==> flow/design.v <==
module Final_AXI_to_APB_Bridge #(
    parameter AXI_ADDR_WIDTH    = 32,
    parameter AXI_DATA_WIDTH    = 32,
    parameter AXI_MAX_BURST_LEN = 8,
    parameter AXI_BURST_WIDTH   = 2,
    parameter AXI_SIZE_WIDTH    = 3,
    parameter APB_ADDR_WIDTH    = 32,
    parameter APB_DATA_WIDTH    = 32
)(
    input  [AXI_ADDR_WIDTH-1:0]    AWADDR,
    input  [AXI_BURST_WIDTH-1:0]   AWBURST,
    input  [AXI_MAX_BURST_LEN-1:0] AWLEN,
    input                          AWVALID,
    output                         AWREADY,
    input  [AXI_ADDR_WIDTH-1:0]    ARADDR,
    input  [AXI_BURST_WIDTH-1:0]   ARBURST,
    input  [AXI_MAX_BURST_LEN-1:0] ARLEN,
    input                          ARVALID,
    output                         ARREADY,
    input  [AXI_DATA_WIDTH-1:0]    WDATA,
    input                          WVALID,
    input                          WLAST,
    input  [AXI_DATA_WIDTH/8-1:0]  WSTRB,
    output                         WREADY,
    output [AXI_DATA_WIDTH-1:0]    RDATA,
    output [1:0]                   RRESP,
    output                         RVALID,
    output                         RLAST,
    input                          RREADY,
    output [1:0]                   BRESP,
    output                         BVALID,
    input                          BREADY,
    input                          ACLK,
    input                          ARESETn,
    output [APB_ADDR_WIDTH-1:0]    PADDR,
    output                         PWRITE,
    output                         PSEL1,
    output                         PSEL2,
    output                         PSEL3,
    output                         PSEL4,
    output                         PENABLE,
    output [APB_DATA_WIDTH-1:0]    PWDATA,
    input  [APB_DATA_WIDTH-1:0]    PRDATA,
    input                          PREADY
);
    localparam [12:0] IDLE_WRITE        = 13'b0000000000001;
    localparam [12:0] READ_SETUP_M      = 13'b0000000000010;
    localparam [12:0] READ_SETUP_S      = 13'b0000000000100;
    localparam [12:0] READ_ACCESS_S     = 13'b0000000001000;
    localparam [12:0] READ_PREACCESS_M  = 13'b0000000010000;
    localparam [12:0] READ_ACCESS_M     = 13'b0000000100000;
    localparam [12:0] WRITE_SETUP_M     = 13'b0000001000000;
    localparam [12:0] WRITE_PREACCESS_M = 13'b0000010000000;
    localparam [12:0] WRITE_ACCESS_M    = 13'b0000100000000;
    localparam [12:0] WRITE_TERMINATE   = 13'b0001000000000;
    localparam [12:0] WRITE_SETUP_S     = 13'b0010000000000;
    localparam [12:0] WRITE_ACCESS_S    = 13'b0100000000000;
    localparam [12:0] IDLE_READ         = 13'b1000000000000;
    localparam READ_PRIORITY  = 1'b0;
    localparam WRITE_PRIORITY = 1'b1;
    reg  [12:0] current_state_write, next_state_write;
    reg  [12:0] current_state_read,  next_state_read;
    reg         current_arbiter_state, next_arbiter_state;
    reg  [AXI_MAX_BURST_LEN:0] Length_Of_Burst_Subordinate_write, Length_Of_Burst_Subordinate_write_next;
    reg  [AXI_MAX_BURST_LEN:0] Length_Of_Burst_Manager_write,     Length_Of_Burst_Manager_write_next;
    reg  [AXI_ADDR_WIDTH-1:0]  Address_Hold_Reg_write,            Address_Hold_Reg_write_next;
    reg  [AXI_ADDR_WIDTH-1:0]  Memory_Aligner_write,              Memory_Aligner_write_next;
    reg  [AXI_DATA_WIDTH-1:0]  write_buf;         
    reg  [APB_DATA_WIDTH-1:0]  pwdata_q, pwdata_c;
    reg                        wen_q, wen_c;      
    reg  [AXI_MAX_BURST_LEN:0] Length_Of_Burst_Subordinate_read, Length_Of_Burst_Subordinate_read_next;
    reg  [AXI_MAX_BURST_LEN:0] Length_Of_Burst_Manager_read,     Length_Of_Burst_Manager_read_next;
    reg  [AXI_ADDR_WIDTH-1:0]  Address_Hold_Reg_read,            Address_Hold_Reg_read_next;
    reg  [APB_DATA_WIDTH-1:0]  read_buf;          
    reg  [AXI_DATA_WIDTH-1:0]  rdata_q, rdata_c;
    reg                        ren_q, ren_c;      
    reg                        last_q, last_c;
    always @(*) begin
        next_arbiter_state = current_arbiter_state;
        case (current_arbiter_state)
            WRITE_PRIORITY: if (AWVALID && !ARVALID) next_arbiter_state = READ_PRIORITY;
            READ_PRIORITY:  if (ARVALID && !AWVALID) next_arbiter_state = WRITE_PRIORITY;
        endcase
    end
    wire addr_conflict = (AWADDR == ARADDR) ||
                         ((AWADDR <= 50) && (ARADDR <= 50)) ||
                         ((AWADDR >= 51) && (ARADDR >= 51) && (AWADDR <= 10) && (ARADDR <= 100)) ||
                         ((AWADDR >= 101) && (ARADDR >= 101) && (AWADDR <= 150) && (ARADDR <= 150)) ||
                         ((AWADDR >= 151) && (ARADDR >= 151) && (AWADDR <= 200) && (ARADDR <= 200));
    always @(posedge ACLK or negedge ARESETn) begin
        if (!ARESETn) begin
            current_arbiter_state             <= WRITE_PRIORITY;
            current_state_write               <= IDLE_WRITE;
            current_state_read                <= IDLE_READ;
            Length_Of_Burst_Manager_read      <= 0;
            Length_Of_Burst_Subordinate_read  <= 0;
            Length_Of_Burst_Manager_write     <= 0;
            Length_Of_Burst_Subordinate_write <= 0;
            Address_Hold_Reg_write            <= 0;
            Address_Hold_Reg_read             <= 0;
            Memory_Aligner_write              <= 0;
            wen_q                             <= 1'b0;
            ren_q                             <= 1'b0;
            last_q                            <= 1'b0;
        end else begin
            current_arbiter_state <= next_arbiter_state;
            if (current_arbiter_state == WRITE_PRIORITY && addr_conflict)
                current_state_write <= IDLE_WRITE;
            else
                current_state_write <= next_state_write;
            current_state_read                <= next_state_read;
            Length_Of_Burst_Manager_read      <= Length_Of_Burst_Manager_read_next;
            Length_Of_Burst_Subordinate_read  <= Length_Of_Burst_Subordinate_read_next;
            Length_Of_Burst_Manager_write     <= Length_Of_Burst_Manager_write_next;
            Length_Of_Burst_Subordinate_write <= Length_Of_Burst_Subordinate_write_next;
            Address_Hold_Reg_write            <= Address_Hold_Reg_write_next;
            Address_Hold_Reg_read             <= Address_Hold_Reg_read_next;
            Memory_Aligner_write              <= Memory_Aligner_write_next;
            wen_q                             <= wen_c;
            ren_q                             <= ren_c;
            last_q                            <= last_c;
        end
    end
    always @(posedge ACLK) begin
        pwdata_q <= pwdata_c;
        rdata_q  <= rdata_c;
        if (current_state_write == WRITE_ACCESS_M && Length_Of_Burst_Manager_write != 0)
            write_buf <= WDATA;
        if (current_state_read == READ_ACCESS_S && Length_Of_Burst_Subordinate_read != 0)
            read_buf <= PRDATA;
    end
    always @(*) begin
        next_state_write                       = current_state_write;
        Address_Hold_Reg_write_next            = Address_Hold_Reg_write;
        Length_Of_Burst_Manager_write_next     = Length_Of_Burst_Manager_write;
        Length_Of_Burst_Subordinate_write_next = Length_Of_Burst_Subordinate_write;
        Memory_Aligner_write_next              = Memory_Aligner_write;
        pwdata_c                               = pwdata_q;
        wen_c                                  = wen_q;
        case (current_state_write)
            IDLE_WRITE: begin
                pwdata_c                               = 0;
                wen_c                                  = 1'b0;
                Address_Hold_Reg_write_next            = 0;
                Length_Of_Burst_Manager_write_next     = 0;
                Length_Of_Burst_Subordinate_write_next = 0;
                Memory_Aligner_write_next              = 0;
                next_state_write = AWVALID ? WRITE_SETUP_M : IDLE_WRITE;
            end
            WRITE_SETUP_M: begin
                if (AWVALID) begin
                    Address_Hold_Reg_write_next            = AWADDR;
                    Length_Of_Burst_Subordinate_write_next = AWLEN + 1;
                    Length_Of_Burst_Manager_write_next     = AWLEN + 1;
                    Memory_Aligner_write_next              = AWADDR;
                    next_state_write = WRITE_PREACCESS_M;
                end else
                    next_state_write = IDLE_WRITE;
            end
            WRITE_PREACCESS_M: begin
                next_state_write = WVALID ? WRITE_ACCESS_M : WRITE_PREACCESS_M;
            end
            WRITE_ACCESS_M: begin
                if (Length_Of_Burst_Manager_write != 0) begin
                    if (WLAST || Length_Of_Burst_Manager_write == 1)
                        next_state_write = WRITE_TERMINATE;
                    else
                        next_state_write = WRITE_SETUP_S;
                    case (AWBURST)
                        2'b00: Address_Hold_Reg_write_next = AWADDR;
                        2'b01: Address_Hold_Reg_write_next = Address_Hold_Reg_write + 4;
                        2'b10: begin
                            Address_Hold_Reg_write_next = Address_Hold_Reg_write + 4;
                            if (Address_Hold_Reg_write >= AWADDR + AWLEN*4)
                                Address_Hold_Reg_write_next = AWADDR;
                        end
                        default: Address_Hold_Reg_write_next = AWADDR;
                    endcase
                    Length_Of_Burst_Manager_write_next = Length_Of_Burst_Manager_write - 1;
                end else
                    next_state_write = WRITE_TERMINATE;
            end
            WRITE_TERMINATE: begin
                next_state_write = BREADY ? WRITE_SETUP_S : WRITE_TERMINATE;
            end
            WRITE_SETUP_S: begin
                next_state_write = WRITE_ACCESS_S;
                pwdata_c         = write_buf;
                wen_c            = 1'b1;
            end
            WRITE_ACCESS_S: begin
                if (PREADY && Length_Of_Burst_Subordinate_write != 0) begin
                    if (Length_Of_Burst_Subordinate_write == 1)
                        next_state_write = IDLE_WRITE;
                    else
                        next_state_write = WRITE_ACCESS_M;
                    case (AWBURST)
                        2'b01: Memory_Aligner_write_next = Memory_Aligner_write + 4;
                        2'b10: begin
                            Memory_Aligner_write_next = Memory_Aligner_write + 4;
                            if (Memory_Aligner_write >= AWADDR + AWLEN*2)
                                Memory_Aligner_write_next = AWADDR;
                        end
                        default: Memory_Aligner_write_next = Memory_Aligner_write;
                    endcase
                    Length_Of_Burst_Subordinate_write_next = Length_Of_Burst_Subordinate_write - 1;
                end
            end
            default: next_state_write = IDLE_WRITE;
        endcase
    end
    always @(*) begin
        next_state_read                       = current_state_read;
        Address_Hold_Reg_read_next            = Address_Hold_Reg_read;
        Length_Of_Burst_Subordinate_read_next = Length_Of_Burst_Subordinate_read;
        Length_Of_Burst_Manager_read_next     = Length_Of_Burst_Manager_read;
        rdata_c                               = rdata_q;
        ren_c                                 = ren_q;
        last_c                                = last_q;
        case (current_state_read)
            IDLE_READ: begin
                rdata_c                               = 0;
                ren_c                                 = ARVALID;
                last_c                                = 1'b0;
                Address_Hold_Reg_read_next            = 0;
                Length_Of_Burst_Subordinate_read_next = 0;
                Length_Of_Burst_Manager_read_next     = 0;
                next_state_read = ARVALID ? READ_SETUP_M : IDLE_READ;
            end
            READ_SETUP_M: begin
                if (ARVALID) begin
                    Address_Hold_Reg_read_next            = ARADDR;
                    Length_Of_Burst_Subordinate_read_next = ARLEN + 1;
                    Length_Of_Burst_Manager_read_next     = ARLEN + 1;
                    next_state_read = READ_SETUP_S;
                end else
                    next_state_read = IDLE_READ;
            end
            READ_SETUP_S: begin
                next_state_read = PREADY ? READ_ACCESS_S : READ_SETUP_S;
            end
            READ_ACCESS_S: begin
                if (Length_Of_Burst_Subordinate_read != 0) begin
                    case (ARBURST)
                        2'b01: Address_Hold_Reg_read_next = Address_Hold_Reg_read + 4;
                        2'b10: begin
                            Address_Hold_Reg_read_next = Address_Hold_Reg_read + 4;
                            if (Address_Hold_Reg_read >= ARADDR + ARLEN*2)
                                Address_Hold_Reg_read_next = ARADDR;
                        end
                        default: Address_Hold_Reg_read_next = Address_Hold_Reg_read;
                    endcase
                    Length_Of_Burst_Subordinate_read_next = Length_Of_Burst_Subordinate_read - 1;
                    next_state_read = READ_PREACCESS_M;
                end else
                    next_state_read = READ_ACCESS_M;
            end
            READ_PREACCESS_M: begin
                next_state_read = RREADY ? READ_ACCESS_M : READ_PREACCESS_M;
            end
            READ_ACCESS_M: begin
                if (Length_Of_Burst_Manager_read != 0) begin
                    if (Length_Of_Burst_Manager_read == 1) begin
                        last_c          = 1'b1;
                        next_state_read = IDLE_READ;
                    end else
                        next_state_read = READ_ACCESS_S;
                    rdata_c = read_buf;
                    Length_Of_Burst_Manager_read_next = Length_Of_Burst_Manager_read - 1;
                end else
                    next_state_read = IDLE_READ;
            end
            default: next_state_read = IDLE_READ;
        endcase
    end
    wire apb_active = (current_state_read  == READ_SETUP_S)  ||
                      (current_state_read  == READ_ACCESS_M) ||
                      (current_state_read  == READ_ACCESS_S) ||
                      (current_state_write == WRITE_SETUP_S) ||
                      (current_state_write == WRITE_ACCESS_S);
    wire sel_on = !last_c && apb_active;
    wire write_apb = (current_state_write == WRITE_ACCESS_S) || (current_state_write == WRITE_SETUP_S);
    assign ARREADY = (current_state_read == READ_SETUP_M);
    assign PADDR   = ((wen_c || (ren_c && write_apb)) && (current_state_read != READ_ACCESS_M)) ?
                     Memory_Aligner_write : Address_Hold_Reg_read;
    assign PSEL1   = sel_on && ((Address_Hold_Reg_write <= 50) || (Address_Hold_Reg_read <= 50));
    assign PSEL2   = sel_on && ((Address_Hold_Reg_write >= 51  && Address_Hold_Reg_write <= 100) ||
                                (Address_Hold_Reg_read  >= 51  && Address_Hold_Reg_read  <= 100));
    assign PSEL3   = sel_on && ((Address_Hold_Reg_write >= 101 && Address_Hold_Reg_write <= 150) ||
                                (Address_Hold_Reg_read  >= 101 && Address_Hold_Reg_read  <= 150));
    assign PSEL4   = sel_on && ((Address_Hold_Reg_write >= 151 && Address_Hold_Reg_write <= 200) ||
                                (Address_Hold_Reg_read  >= 151 && Address_Hold_Reg_read  <= 200));
    assign PWRITE  = write_apb;
    assign PENABLE = (current_state_read == READ_ACCESS_S) || (current_state_write == WRITE_ACCESS_S);
    assign PWDATA  = pwdata_c;
    assign RDATA   = rdata_c;
    assign RRESP   = last_c ? 2'd0 : 2'd1;
    assign RLAST   = (RRESP != 2'd0) && last_c && RREADY;
    assign RVALID  = (current_state_read == READ_ACCESS_M);
    assign AWREADY = (current_state_write == WRITE_SETUP_M);
    assign WREADY  = (current_state_write == WRITE_ACCESS_M);
    assign BVALID  = (current_state_write == WRITE_TERMINATE);
    assign BRESP   = (current_state_write == WRITE_TERMINATE) ? 2'd0 : 2'd1;
endmodule
Hand-over note for Final_AXI_to_APB_Bridge

Step by step through the tools: Final_AXI_to_APB_Bridge
Tool output for the design above before and after an edit, in the order of the flow.
Lines under "orig" count in the file above, lines under "edited" in the edited file.
"change" is "edited" less "orig", of the values as shown; "rel_change_pct" is that difference over "orig", in percent.
Cell names lack the library's common part.
{"block": "inputs", "top": "Final_AXI_to_APB_Bridge", "clk_port": "ACLK", "library": "sky130hd", "lib_corner": "tt_025C_1v80"}

Diff
The edit as a unified diff against the file above.
This change comes from a script, not from a designer. The edited design behaves differently; no optimisation was intended.
begin of diff
@@ -84,5 +84,5 @@
     end
     wire addr_conflict = (AWADDR == ARADDR) ||
-                         ((AWADDR <= 50) && (ARADDR <= 50)) ||
+                         ((AWADDR <= 50) && (ARADDR > 50)) ||
                          ((AWADDR >= 51) && (ARADDR >= 51) && (AWADDR <= 10) && (ARADDR <= 100)) ||
                          ((AWADDR >= 101) && (ARADDR >= 101) && (AWADDR <= 150) && (ARADDR <= 150)) ||
end of diff

Elaborated design
Counts by Yosys on the flattened word-level netlist (proc, flatten, opt, wreduce; memories kept). Register bits leave out memories and registers merged into their read ports (data or address). Print and check cells are left out. Cells with the same type and inputs are merged into one.
{"block": "word_totals", "item": "regBits", "orig": 290, "edited": 290, "change": 0, "rel_change_pct": 0.00}
{"block": "word_totals", "item": "out_inout_bits", "orig": 112, "edited": 112, "change": 0, "rel_change_pct": 0.00}
{"block": "word_totals", "item": "inputBits", "orig": 161, "edited": 161, "change": 0, "rel_change_pct": 0.00}
{"block": "classes", "item": "muxes", "orig": 56, "edited": 56, "change": 0, "rel_change_pct": 0.00}
{"block": "classes", "item": "equal", "orig": 31, "edited": 31, "change": 0, "rel_change_pct": 0.00}
{"block": "classes", "item": "add_sub_neg", "orig": 12, "edited": 12, "change": 0, "rel_change_pct": 0.00}
{"block": "classes", "item": "n_reduce_logical", "orig": 65, "edited": 65, "change": 0, "rel_change_pct": 0.00}
{"block": "classes", "item": "cmp", "orig": 31, "edited": 31, "change": 0, "rel_change_pct": 0.00}
{"block": "classes", "item": "logic", "orig": 1, "edited": 1, "change": 0, "rel_change_pct": 0.00}
{"block": "op_table", "op": "32-bit by 6-bit <= comparator with 1-bit output with constant B", "orig": 4, "edited": 3, "change": -1, "rel_change_pct": -25.00}
{"block": "op_table", "op": "32-bit by 6-bit greater-than comparator with 1-bit output with constant B", "orig": 0, "edited": 1, "change": 1}
{"block": "op_table", "op": "1-bit logical AND", "orig": 31, "edited": 31, "change": 0, "rel_change_pct": 0.00}
{"block": "op_table", "op": "1-bit logical OR", "orig": 16, "edited": 16, "change": 0, "rel_change_pct": 0.00}
{"block": "op_table", "op": "32-bit 2-to-1 mux", "orig": 10, "edited": 10, "change": 0, "rel_change_pct": 0.00}
{"block": "op_table", "op": "32-bit by 8-bit <= comparator with 1-bit output with constant B", "orig": 8, "edited": 8, "change": 0, "rel_change_pct": 0.00}
{"block": "op_table", "op": "9-bit 2-to-1 mux", "orig": 8, "edited": 8, "change": 0, "rel_change_pct": 0.00}
{"block": "op_table", "op": "1-bit 2-to-1 mux", "orig": 7, "edited": 7, "change": 0, "rel_change_pct": 0.00}
{"block": "op_table", "op": "13-bit 2-to-1 mux", "orig": 6, "edited": 6, "change": 0, "rel_change_pct": 0.00}
{"block": "op_table", "op": "2-bit inequality test with constant B", "orig": 6, "edited": 6, "change": 0, "rel_change_pct": 0.00}
{"block": "op_table", "op": "32-bit case mux with 2-bit select", "orig": 5, "edited": 5, "change": 0, "rel_change_pct": 0.00}
{"block": "op_table", "op": "32-bit by 6-bit greater-or-equal comparator with 1-bit output with constant B", "orig": 4, "edited": 4, "change": 0, "rel_change_pct": 0.00}
{"block": "op_table", "op": "32-bit by 7-bit greater-or-equal comparator with 1-bit output with constant B", "orig": 4, "edited": 4, "change": 0, "rel_change_pct": 0.00}
{"block": "op_table", "op": "32-bit by 8-bit greater-or-equal comparator with 1-bit output with constant B", "orig": 4, "edited": 4, "change": 0, "rel_change_pct": 0.00}
{"block": "op_table", "op": "9-bit case mux with 3-bit select", "orig": 4, "edited": 4, "change": 0, "rel_change_pct": 0.00}
{"block": "op_table", "op": "3-bit AND reduction", "orig": 4, "edited": 4, "change": 0, "rel_change_pct": 0.00}
{"block": "op_table", "op": "3-bit nonzero test", "orig": 4, "edited": 4, "change": 0, "rel_change_pct": 0.00}
{"block": "op_table", "op": "9-bit nonzero test", "orig": 4, "edited": 4, "change": 0, "rel_change_pct": 0.00}
{"block": "op_table", "op": "9-bit by 1-bit subtractor with 9-bit output with constant B", "orig": 4, "edited": 4, "change": 0, "rel_change_pct": 0.00}
{"block": "op_table", "op": "32-bit by 3-bit adder with 32-bit output with constant B", "orig": 3, "edited": 3, "change": 0, "rel_change_pct": 0.00}
{"block": "op_table", "op": "9-bit by 1-bit equality test with 1-bit output with constant B", "orig": 3, "edited": 3, "change": 0, "rel_change_pct": 0.00}
{"block": "op_table", "op": "32-bit greater-or-equal comparator", "orig": 3, "edited": 3, "change": 0, "rel_change_pct": 0.00}
{"block": "op_table", "op": "32-bit by 7-bit <= comparator with 1-bit output with constant B", "orig": 3, "edited": 3, "change": 0, "rel_change_pct": 0.00}
{"block": "op_table", "op": "1-bit logical NOT", "orig": 3, "edited": 3, "change": 0, "rel_change_pct": 0.00}
{"block": "op_table", "op": "11-bit 2-to-1 mux", "orig": 3, "edited": 3, "change": 0, "rel_change_pct": 0.00}
{"block": "op_table", "op": "3-bit inequality test with constant B", "orig": 3, "edited": 3, "change": 0, "rel_change_pct": 0.00}
{"block": "op_table", "op": "1-bit case mux with 2-bit select", "orig": 3, "edited": 3, "change": 0, "rel_change_pct": 0.00}
{"block": "op_table", "op": "32-bit case mux with 3-bit select", "orig": 3, "edited": 3, "change": 0, "rel_change_pct": 0.00}
The list need not be complete.

Depth
Yosys ltp: most cells in a row. Word level: on the elaborated netlist, between registers, memories and ports. Mapped: between sequential cells and ports; inverters and the memories' decode and read muxes count.
{"block": "logic_depth", "item": "ltp_word", "orig": 9, "edited": 9, "change": 0, "rel_change_pct": 0.00}
{"block": "logic_depth", "item": "abc_area", "orig": "0", "edited": "0"}
{"block": "logic_depth", "item": "mapped_depth", "orig": 21, "edited": 22, "change": 1, "rel_change_pct": 4.76}
{"block": "logic_depth", "item": "ltp_nobuf", "orig": 19, "edited": 19, "change": 0, "rel_change_pct": 0.00}

After synthesis
Yosys stat after the flow's synthesis: flattened, memories mapped to cells. It holds for the ABC_AREA given above (unset counts as 0); a run with the other value may have another netlist.
{"block": "types", "cell": "xnor2_1", "orig": 81, "edited": 35, "change": -46, "rel_change_pct": -56.79}
{"block": "types", "cell": "xor2_1", "orig": 64, "edited": 98, "change": 34, "rel_change_pct": 53.12}
{"block": "types", "cell": "a21oi_1", "orig": 108, "edited": 130, "change": 22, "rel_change_pct": 20.37}
{"block": "types", "cell": "a21o_1", "orig": 36, "edited": 14, "change": -22, "rel_change_pct": -61.11}
{"block": "types", "cell": "o21ai_0", "orig": 97, "edited": 117, "change": 20, "rel_change_pct": 20.62}
{"block": "types", "cell": "nand3_1", "orig": 94, "edited": 74, "change": -20, "rel_change_pct": -21.28}
{"block": "types", "cell": "nor3_1", "orig": 76, "edited": 61, "change": -15, "rel_change_pct": -19.74}
{"block": "types", "cell": "and3_1", "orig": 33, "edited": 48, "change": 15, "rel_change_pct": 45.45}
{"block": "types", "cell": "o31ai_1", "orig": 6, "edited": 18, "change": 12, "rel_change_pct": 200.00}
{"block": "types", "cell": "a41o_1", "orig": 11, "edited": 1, "change": -10, "rel_change_pct": -90.91}
{"block": "types", "cell": "o22ai_1", "orig": 4, "edited": 14, "change": 10, "rel_change_pct": 250.00}
{"block": "types", "cell": "nor4_1", "orig": 37, "edited": 46, "change": 9, "rel_change_pct": 24.32}
{"block": "types", "cell": "a221oi_1", "orig": 15, "edited": 6, "change": -9, "rel_change_pct": -60.00}
{"block": "types", "cell": "a31oi_1", "orig": 10, "edited": 19, "change": 9, "rel_change_pct": 90.00}
{"block": "types", "cell": "a21oi_2", "orig": 9, "edited": 0, "change": -9, "rel_change_pct": -100.00}
{"block": "types", "cell": "or4_1", "orig": 9, "edited": 18, "change": 9, "rel_change_pct": 100.00}
{"block": "types", "cell": "clkbuf_1", "orig": 89, "edited": 96, "change": 7, "rel_change_pct": 7.87}
{"block": "types", "cell": "inv_1", "orig": 68, "edited": 61, "change": -7, "rel_change_pct": -10.29}
The list need not be complete.
{"block": "mapped", "item": "flip_flops", "orig": 277, "edited": 277, "change": 0, "rel_change_pct": 0.00}
{"block": "mapped", "item": "n_buf", "orig": 127, "edited": 130, "change": 3, "rel_change_pct": 2.36}
{"block": "mapped", "item": "mapped_area_um2", "orig": 19040.8, "edited": 18940.7, "change": -100.1, "rel_change_pct": -0.53}
{"block": "mapped", "item": "cell_count", "orig": 2112, "edited": 2117, "change": 5, "rel_change_pct": 0.24}

Worst setup path after synthesis
Path of least setup slack by OpenSTA after synthesis, without wires, with an ideal clock, recovery checks aside; 20% of the period is set as input and as output delay. Where synthesis merged equal registers, the netlist keeps one of their names.
{"block": "synth_path", "item": "path_type", "orig": "in2reg", "edited": "in2reg"}
{"block": "synth_path", "item": "startpoint", "orig": "input ARADDR[1]", "edited": "input AWADDR[2]"}
{"block": "synth_path", "item": "endpoint", "orig": "register Address_Hold_Reg_read[23]", "edited": "register Address_Hold_Reg_write[15]"}
{"block": "synth_path", "item": "tclk_ns", "orig": 6.0, "edited": 6.0, "change": 0.0, "rel_change_pct": 0.00}
{"block": "synth_path", "item": "slack_ns", "orig": 0.825, "edited": 0.473, "change": -0.352}
{"block": "synth_path", "item": "in_delay_ns", "orig": 1.200, "edited": 1.200, "change": 0.000, "rel_change_pct": 0.00}
{"block": "synth_path", "item": "n_path_buf", "orig": 2, "edited": 3, "change": 1, "rel_change_pct": 50.00}
{"block": "synth_path", "item": "t_arrival_ns", "orig": 5.111, "edited": 5.401, "change": 0.290, "rel_change_pct": 5.67}
{"block": "synth_path", "item": "delay_ns", "orig": 3.975, "edited": 4.327, "change": 0.352, "rel_change_pct": 8.86}
{"block": "synth_path", "item": "stages", "orig": 21, "edited": 20, "change": -1, "rel_change_pct": -4.76}
{"block": "synth_path", "item": "synth_period_reached_ns", "orig": 5.175, "edited": 5.527, "change": 0.352, "rel_change_pct": 6.80}
"delay_ns" is the arrival time less input delay plus setup time.
"stages" counts driving pins, that of a launching flip-flop among them; a cell with two outputs on the path counts twice.
"synth_period_reached_ns" = period - worst setup slack (recovery checks aside). The figure is calculated, with input and output delays left at 20% of the set period.
The rows between start and end are the longest chain of elaborated cells between them; the timing report does not say that the signal goes this way. Where chains are equally long, one stands for them.
Each line given opens the expression or statement behind the cell; cells for indexed reads and writes are added by Yosys, which also makes memories of some case tables.
{"block": "synth_via_orig", "cell_sequence": "ha_1 -> fa_1 -> a21o_1 -> a21oi_1 -> o21bai_1 -> a21oi_1 -> o21ai_0 -> and2_1 -> clkbuf_1 -> nand2_1 -> xor2_1 -> ha_1 -> a21o_1 -> a21o_1 -> a221oi_1 -> o32ai_1 -> a211oi_2 -> nand2_1 -> buf_2 -> o311ai_1 -> a21o_1", "elab_chain_len": 6}
{"block": "synth_lines_orig", "item": "start, declared", "line": 15, "source": "input  [AXI_ADDR_WIDTH-1:0]    ARADDR,"}
{"block": "synth_lines_orig", "item": "32-bit by 9-bit adder with 32-bit output", "line": 248, "source": "if (Address_Hold_Reg_read >= ARADDR + ARLEN*2)"}
{"block": "synth_lines_orig", "item": "32-bit greater-or-equal comparator", "line": 248}
{"block": "synth_lines_orig", "item": "32-bit 2-to-1 mux", "line": 248}
{"block": "synth_lines_orig", "item": "32-bit case mux with 2-bit select", "line": 244, "source": "case (ARBURST)"}
{"block": "synth_lines_orig", "item": "32-bit 2-to-1 mux", "line": 243, "source": "if (Length_Of_Burst_Subordinate_read != 0) begin"}
{"block": "synth_lines_orig", "item": "32-bit case mux with 3-bit select", "line": 220, "source": "case (current_state_read)"}
{"block": "synth_lines_orig", "item": "end, assigned", "line": 100, "source": "Address_Hold_Reg_read             <= 0;"}
{"block": "synth_lines_orig", "item": "end, assigned", "line": 117, "source": "Address_Hold_Reg_read             <= Address_Hold_Reg_read_next;"}
{"block": "synth_lines_orig", "item": "end, declared", "line": 73, "source": "reg  [AXI_ADDR_WIDTH-1:0]  Address_Hold_Reg_read,            Address_Hold_Reg_read_next;"}
{"block": "synth_via_edited", "cell_sequence": "ha_1 -> fa_1 -> a21o_1 -> a21oi_1 -> nor2b_1 -> o21a_1 -> o41a_1 -> nor2b_1 -> clkbuf_1 -> xnor2_1 -> ha_1 -> nand4_1 -> or3_1 -> or4_4 -> a31oi_4 -> a2bb2oi_2 -> buf_4 -> buf_6 -> nor2_1 -> a221o_1", "elab_chain_len": 6}
{"block": "synth_lines_edited", "item": "start, declared", "line": 10, "source": "input  [AXI_ADDR_WIDTH-1:0]    AWADDR,"}
{"block": "synth_lines_edited", "item": "32-bit by 10-bit adder with 32-bit output", "line": 174, "source": "if (Address_Hold_Reg_write >= AWADDR + AWLEN*4)"}
{"block": "synth_lines_edited", "item": "32-bit greater-or-equal comparator", "line": 174}
{"block": "synth_lines_edited", "item": "32-bit 2-to-1 mux", "line": 174}
{"block": "synth_lines_edited", "item": "32-bit case mux with 2-bit select", "line": 169, "source": "case (AWBURST)"}
{"block": "synth_lines_edited", "item": "32-bit 2-to-1 mux", "line": 164, "source": "if (Length_Of_Burst_Manager_write != 0) begin"}
{"block": "synth_lines_edited", "item": "32-bit case mux with 3-bit select", "line": 140, "source": "case (current_state_write)"}
{"block": "synth_lines_edited", "item": "end, assigned", "line": 99, "source": "Address_Hold_Reg_write            <= 0;"}
{"block": "synth_lines_edited", "item": "end, assigned", "line": 116, "source": "Address_Hold_Reg_write            <= Address_Hold_Reg_write_next;"}
{"block": "synth_lines_edited", "item": "end, declared", "line": 66, "source": "reg  [AXI_ADDR_WIDTH-1:0]  Address_Hold_Reg_write,            Address_Hold_Reg_write_next;"}

Worst path after layout
From the final timing report of each run of pair A: the path of least setup slack in the routed layout; clock arrival at registers is part of the times.
{"block": "layout_path", "item": "path_type", "orig": "in2reg", "edited": "in2reg"}
{"block": "layout_path", "item": "startpoint", "orig": "input AWADDR[2]", "edited": "input AWADDR[2]"}
{"block": "layout_path", "item": "endpoint", "orig": "register Address_Hold_Reg_write[5]", "edited": "register Address_Hold_Reg_write[26]"}
{"block": "layout_path", "item": "n_path_buf", "orig": 3, "edited": 4, "change": 1, "rel_change_pct": 33.33}
{"block": "layout_path", "item": "in_delay_ns", "orig": 1.16, "edited": 1.16, "change": 0.00, "rel_change_pct": 0.00}
{"block": "layout_path", "item": "slack_ns", "orig": 0.37, "edited": 0.24, "change": -0.13}
{"block": "layout_path", "item": "t_arrival_ns", "orig": 5.87, "edited": 6.06, "change": 0.19, "rel_change_pct": 3.24}
{"block": "layout_path", "item": "tclk_ns", "orig": 5.82, "edited": 5.82, "change": 0.00, "rel_change_pct": 0.00}
{"block": "layout_path", "item": "stages", "orig": 21, "edited": 22, "change": 1, "rel_change_pct": 4.76}
The rows between start and end are the longest chain of elaborated cells between them; the timing report does not say that the signal goes this way. Where chains are equally long, one stands for them.
{"block": "layout_via_orig", "cell_sequence": "clkdlybuf4s50_1 -> ha_1 -> fa_1 -> a21o_1 -> a21oi_1 -> o21bai_1 -> a21oi_1 -> o21ai_1 -> buf_4 -> nand2_1 -> xor2_1 -> ha_1 -> nand4_1 -> or3_1 -> a221o_1 -> a31oi_2 -> o41a_1 -> buf_4 -> o221ai_1 -> a221oi_1 -> nor2_1", "elab_chain_len": 6}
{"block": "layout_lines_orig", "item": "start, declared", "line": 10, "source": "input  [AXI_ADDR_WIDTH-1:0]    AWADDR,"}
{"block": "layout_lines_orig", "item": "32-bit by 10-bit adder with 32-bit output", "line": 174, "source": "if (Address_Hold_Reg_write >= AWADDR + AWLEN*4)"}
{"block": "layout_lines_orig", "item": "32-bit greater-or-equal comparator", "line": 174}
{"block": "layout_lines_orig", "item": "32-bit 2-to-1 mux", "line": 174}
{"block": "layout_lines_orig", "item": "32-bit case mux with 2-bit select", "line": 169, "source": "case (AWBURST)"}
{"block": "layout_lines_orig", "item": "32-bit 2-to-1 mux", "line": 164, "source": "if (Length_Of_Burst_Manager_write != 0) begin"}
{"block": "layout_lines_orig", "item": "32-bit case mux with 3-bit select", "line": 140, "source": "case (current_state_write)"}
{"block": "layout_lines_orig", "item": "end, assigned", "line": 99, "source": "Address_Hold_Reg_write            <= 0;"}
{"block": "layout_lines_orig", "item": "end, assigned", "line": 116, "source": "Address_Hold_Reg_write            <= Address_Hold_Reg_write_next;"}
{"block": "layout_lines_orig", "item": "end, declared", "line": 66, "source": "reg  [AXI_ADDR_WIDTH-1:0]  Address_Hold_Reg_write,            Address_Hold_Reg_write_next;"}
{"block": "layout_via_edited", "cell_sequence": "clkdlybuf4s50_1 -> ha_1 -> fa_1 -> a21o_1 -> a21oi_1 -> nor2b_1 -> o21a_1 -> o41a_1 -> buf_4 -> nand3_1 -> xor2_1 -> ha_1 -> nand4_1 -> or3_1 -> or4_4 -> a31oi_4 -> buf_4 -> o21ai_2 -> a211oi_4 -> buf_12 -> nand2_1 -> nand3_1", "elab_chain_len": 6}
{"block": "layout_lines_edited", "item": "start, declared", "line": 10, "source": "input  [AXI_ADDR_WIDTH-1:0]    AWADDR,"}
{"block": "layout_lines_edited", "item": "32-bit by 10-bit adder with 32-bit output", "line": 174, "source": "if (Address_Hold_Reg_write >= AWADDR + AWLEN*4)"}
{"block": "layout_lines_edited", "item": "32-bit greater-or-equal comparator", "line": 174}
{"block": "layout_lines_edited", "item": "32-bit 2-to-1 mux", "line": 174}
{"block": "layout_lines_edited", "item": "32-bit case mux with 2-bit select", "line": 169, "source": "case (AWBURST)"}
{"block": "layout_lines_edited", "item": "32-bit 2-to-1 mux", "line": 164, "source": "if (Length_Of_Burst_Manager_write != 0) begin"}
{"block": "layout_lines_edited", "item": "32-bit case mux with 3-bit select", "line": 140, "source": "case (current_state_write)"}
{"block": "layout_lines_edited", "item": "end, assigned", "line": 99, "source": "Address_Hold_Reg_write            <= 0;"}
{"block": "layout_lines_edited", "item": "end, assigned", "line": 116, "source": "Address_Hold_Reg_write            <= Address_Hold_Reg_write_next;"}
{"block": "layout_lines_edited", "item": "end, declared", "line": 66, "source": "reg  [AXI_ADDR_WIDTH-1:0]  Address_Hold_Reg_write,            Address_Hold_Reg_write_next;"}

Layout results
Both versions went through the flow (Yosys, OpenROAD) with the same settings in each pair. Constraints: input delay and output delay 20% of the set period each, output load 0.01 pF.
{"block": "flow_settings_pair_A", "CORE_UTILIZATION": 40, "PLACE_DENSITY": 0.6, "period_ns": 5.82, "CAP_MARGIN": 20, "CORE_MARGIN": 2, "SLEW_MARGIN": 20}
{"block": "measured_pair_A", "item": "cell_area_final_um2", "orig": 24349.6, "edited": 24434.7, "change": 85.1, "rel_change_pct": 0.35}
{"block": "measured_pair_A", "item": "timing.hold.ws_ns", "orig": 0.468, "edited": 0.470, "change": 0.002}
{"block": "measured_pair_A", "item": "total_die_area_um2", "orig": 49364.0, "edited": 49108.8, "change": -255.2, "rel_change_pct": -0.52}
{"block": "measured_pair_A", "item": "achievedPeriod_ns", "orig": 5.449, "edited": 5.578, "change": 0.129, "rel_change_pct": 2.37}
{"block": "measured_pair_A", "item": "worst_setup_slack_ns", "orig": 0.371, "edited": 0.242, "change": -0.129}
{"block": "measured_pair_A", "item": "synth_area_um2", "orig": 19040.8, "edited": 18940.7, "change": -100.1, "rel_change_pct": -0.53}
{"block": "measured_pair_A", "item": "fin_tns_ns", "orig": 0.000, "edited": 0.000, "change": 0.000}
{"block": "measured_pair_A", "item": "fin_power_w", "orig": 0.010548, "edited": 0.011319, "change": 0.000771, "rel_change_pct": 7.31}
{"block": "measured_pair_A", "item": "final_util_frac", "orig": 0.521, "edited": 0.524, "change": 0.003}
{"block": "flow_settings_pair_B", "CELL_PAD_IN_SITES_DETAIL_PLACEMENT": 1, "CELL_PAD_IN_SITES_GLOBAL_PLACEMENT": 1, "CORE_MARGIN": 6, "CORE_UTILIZATION": 18, "CTS_CLUSTER_SIZE": 42, "GPL_ROUTABILITY_DRIVEN": 1, "HOLD_SLACK_MARGIN": 0.24, "MAX_ROUTING_LAYER": "met5", "MIN_ROUTING_LAYER": "met2", "SETUP_SLACK_MARGIN": 0.86, "SLEW_MARGIN": 25, "period_ns": 4.66, "CAP_MARGIN": 20}
{"block": "measured_pair_B", "item": "cell_area_final_um2", "orig": 29445.7, "edited": 29122.9, "change": -322.8, "rel_change_pct": -1.10}
{"block": "measured_pair_B", "item": "total_die_area_um2", "orig": 113731.0, "edited": 113155.0, "change": -576.0, "rel_change_pct": -0.51}
{"block": "measured_pair_B", "item": "achievedPeriod_ns", "orig": 4.515, "edited": 4.984, "change": 0.469, "rel_change_pct": 10.39}
{"block": "measured_pair_B", "item": "worst_setup_slack_ns", "orig": 0.145, "edited": -0.324, "change": -0.469}
{"block": "measured_pair_B", "item": "synth_area_um2", "orig": 19040.8, "edited": 18940.7, "change": -100.1, "rel_change_pct": -0.53}
{"block": "measured_pair_B", "item": "fin_tns_ns", "orig": 0.000, "edited": -14.722, "change": -14.722}
{"block": "measured_pair_B", "item": "fin_power_w", "orig": 0.015405, "edited": 0.016998, "change": 0.001593, "rel_change_pct": 10.34}
{"block": "measured_pair_B", "item": "final_util_frac", "orig": 0.282, "edited": 0.28, "change": -0.002}
"achievedPeriod_ns": clock period set for the run, less the worst setup slack. It is reckoned from that one timing run; input and output delays stay at 20% of the period that was set.
"fin_power_w": no workload was simulated; the value follows from the tool's default switching activity.

End of note.
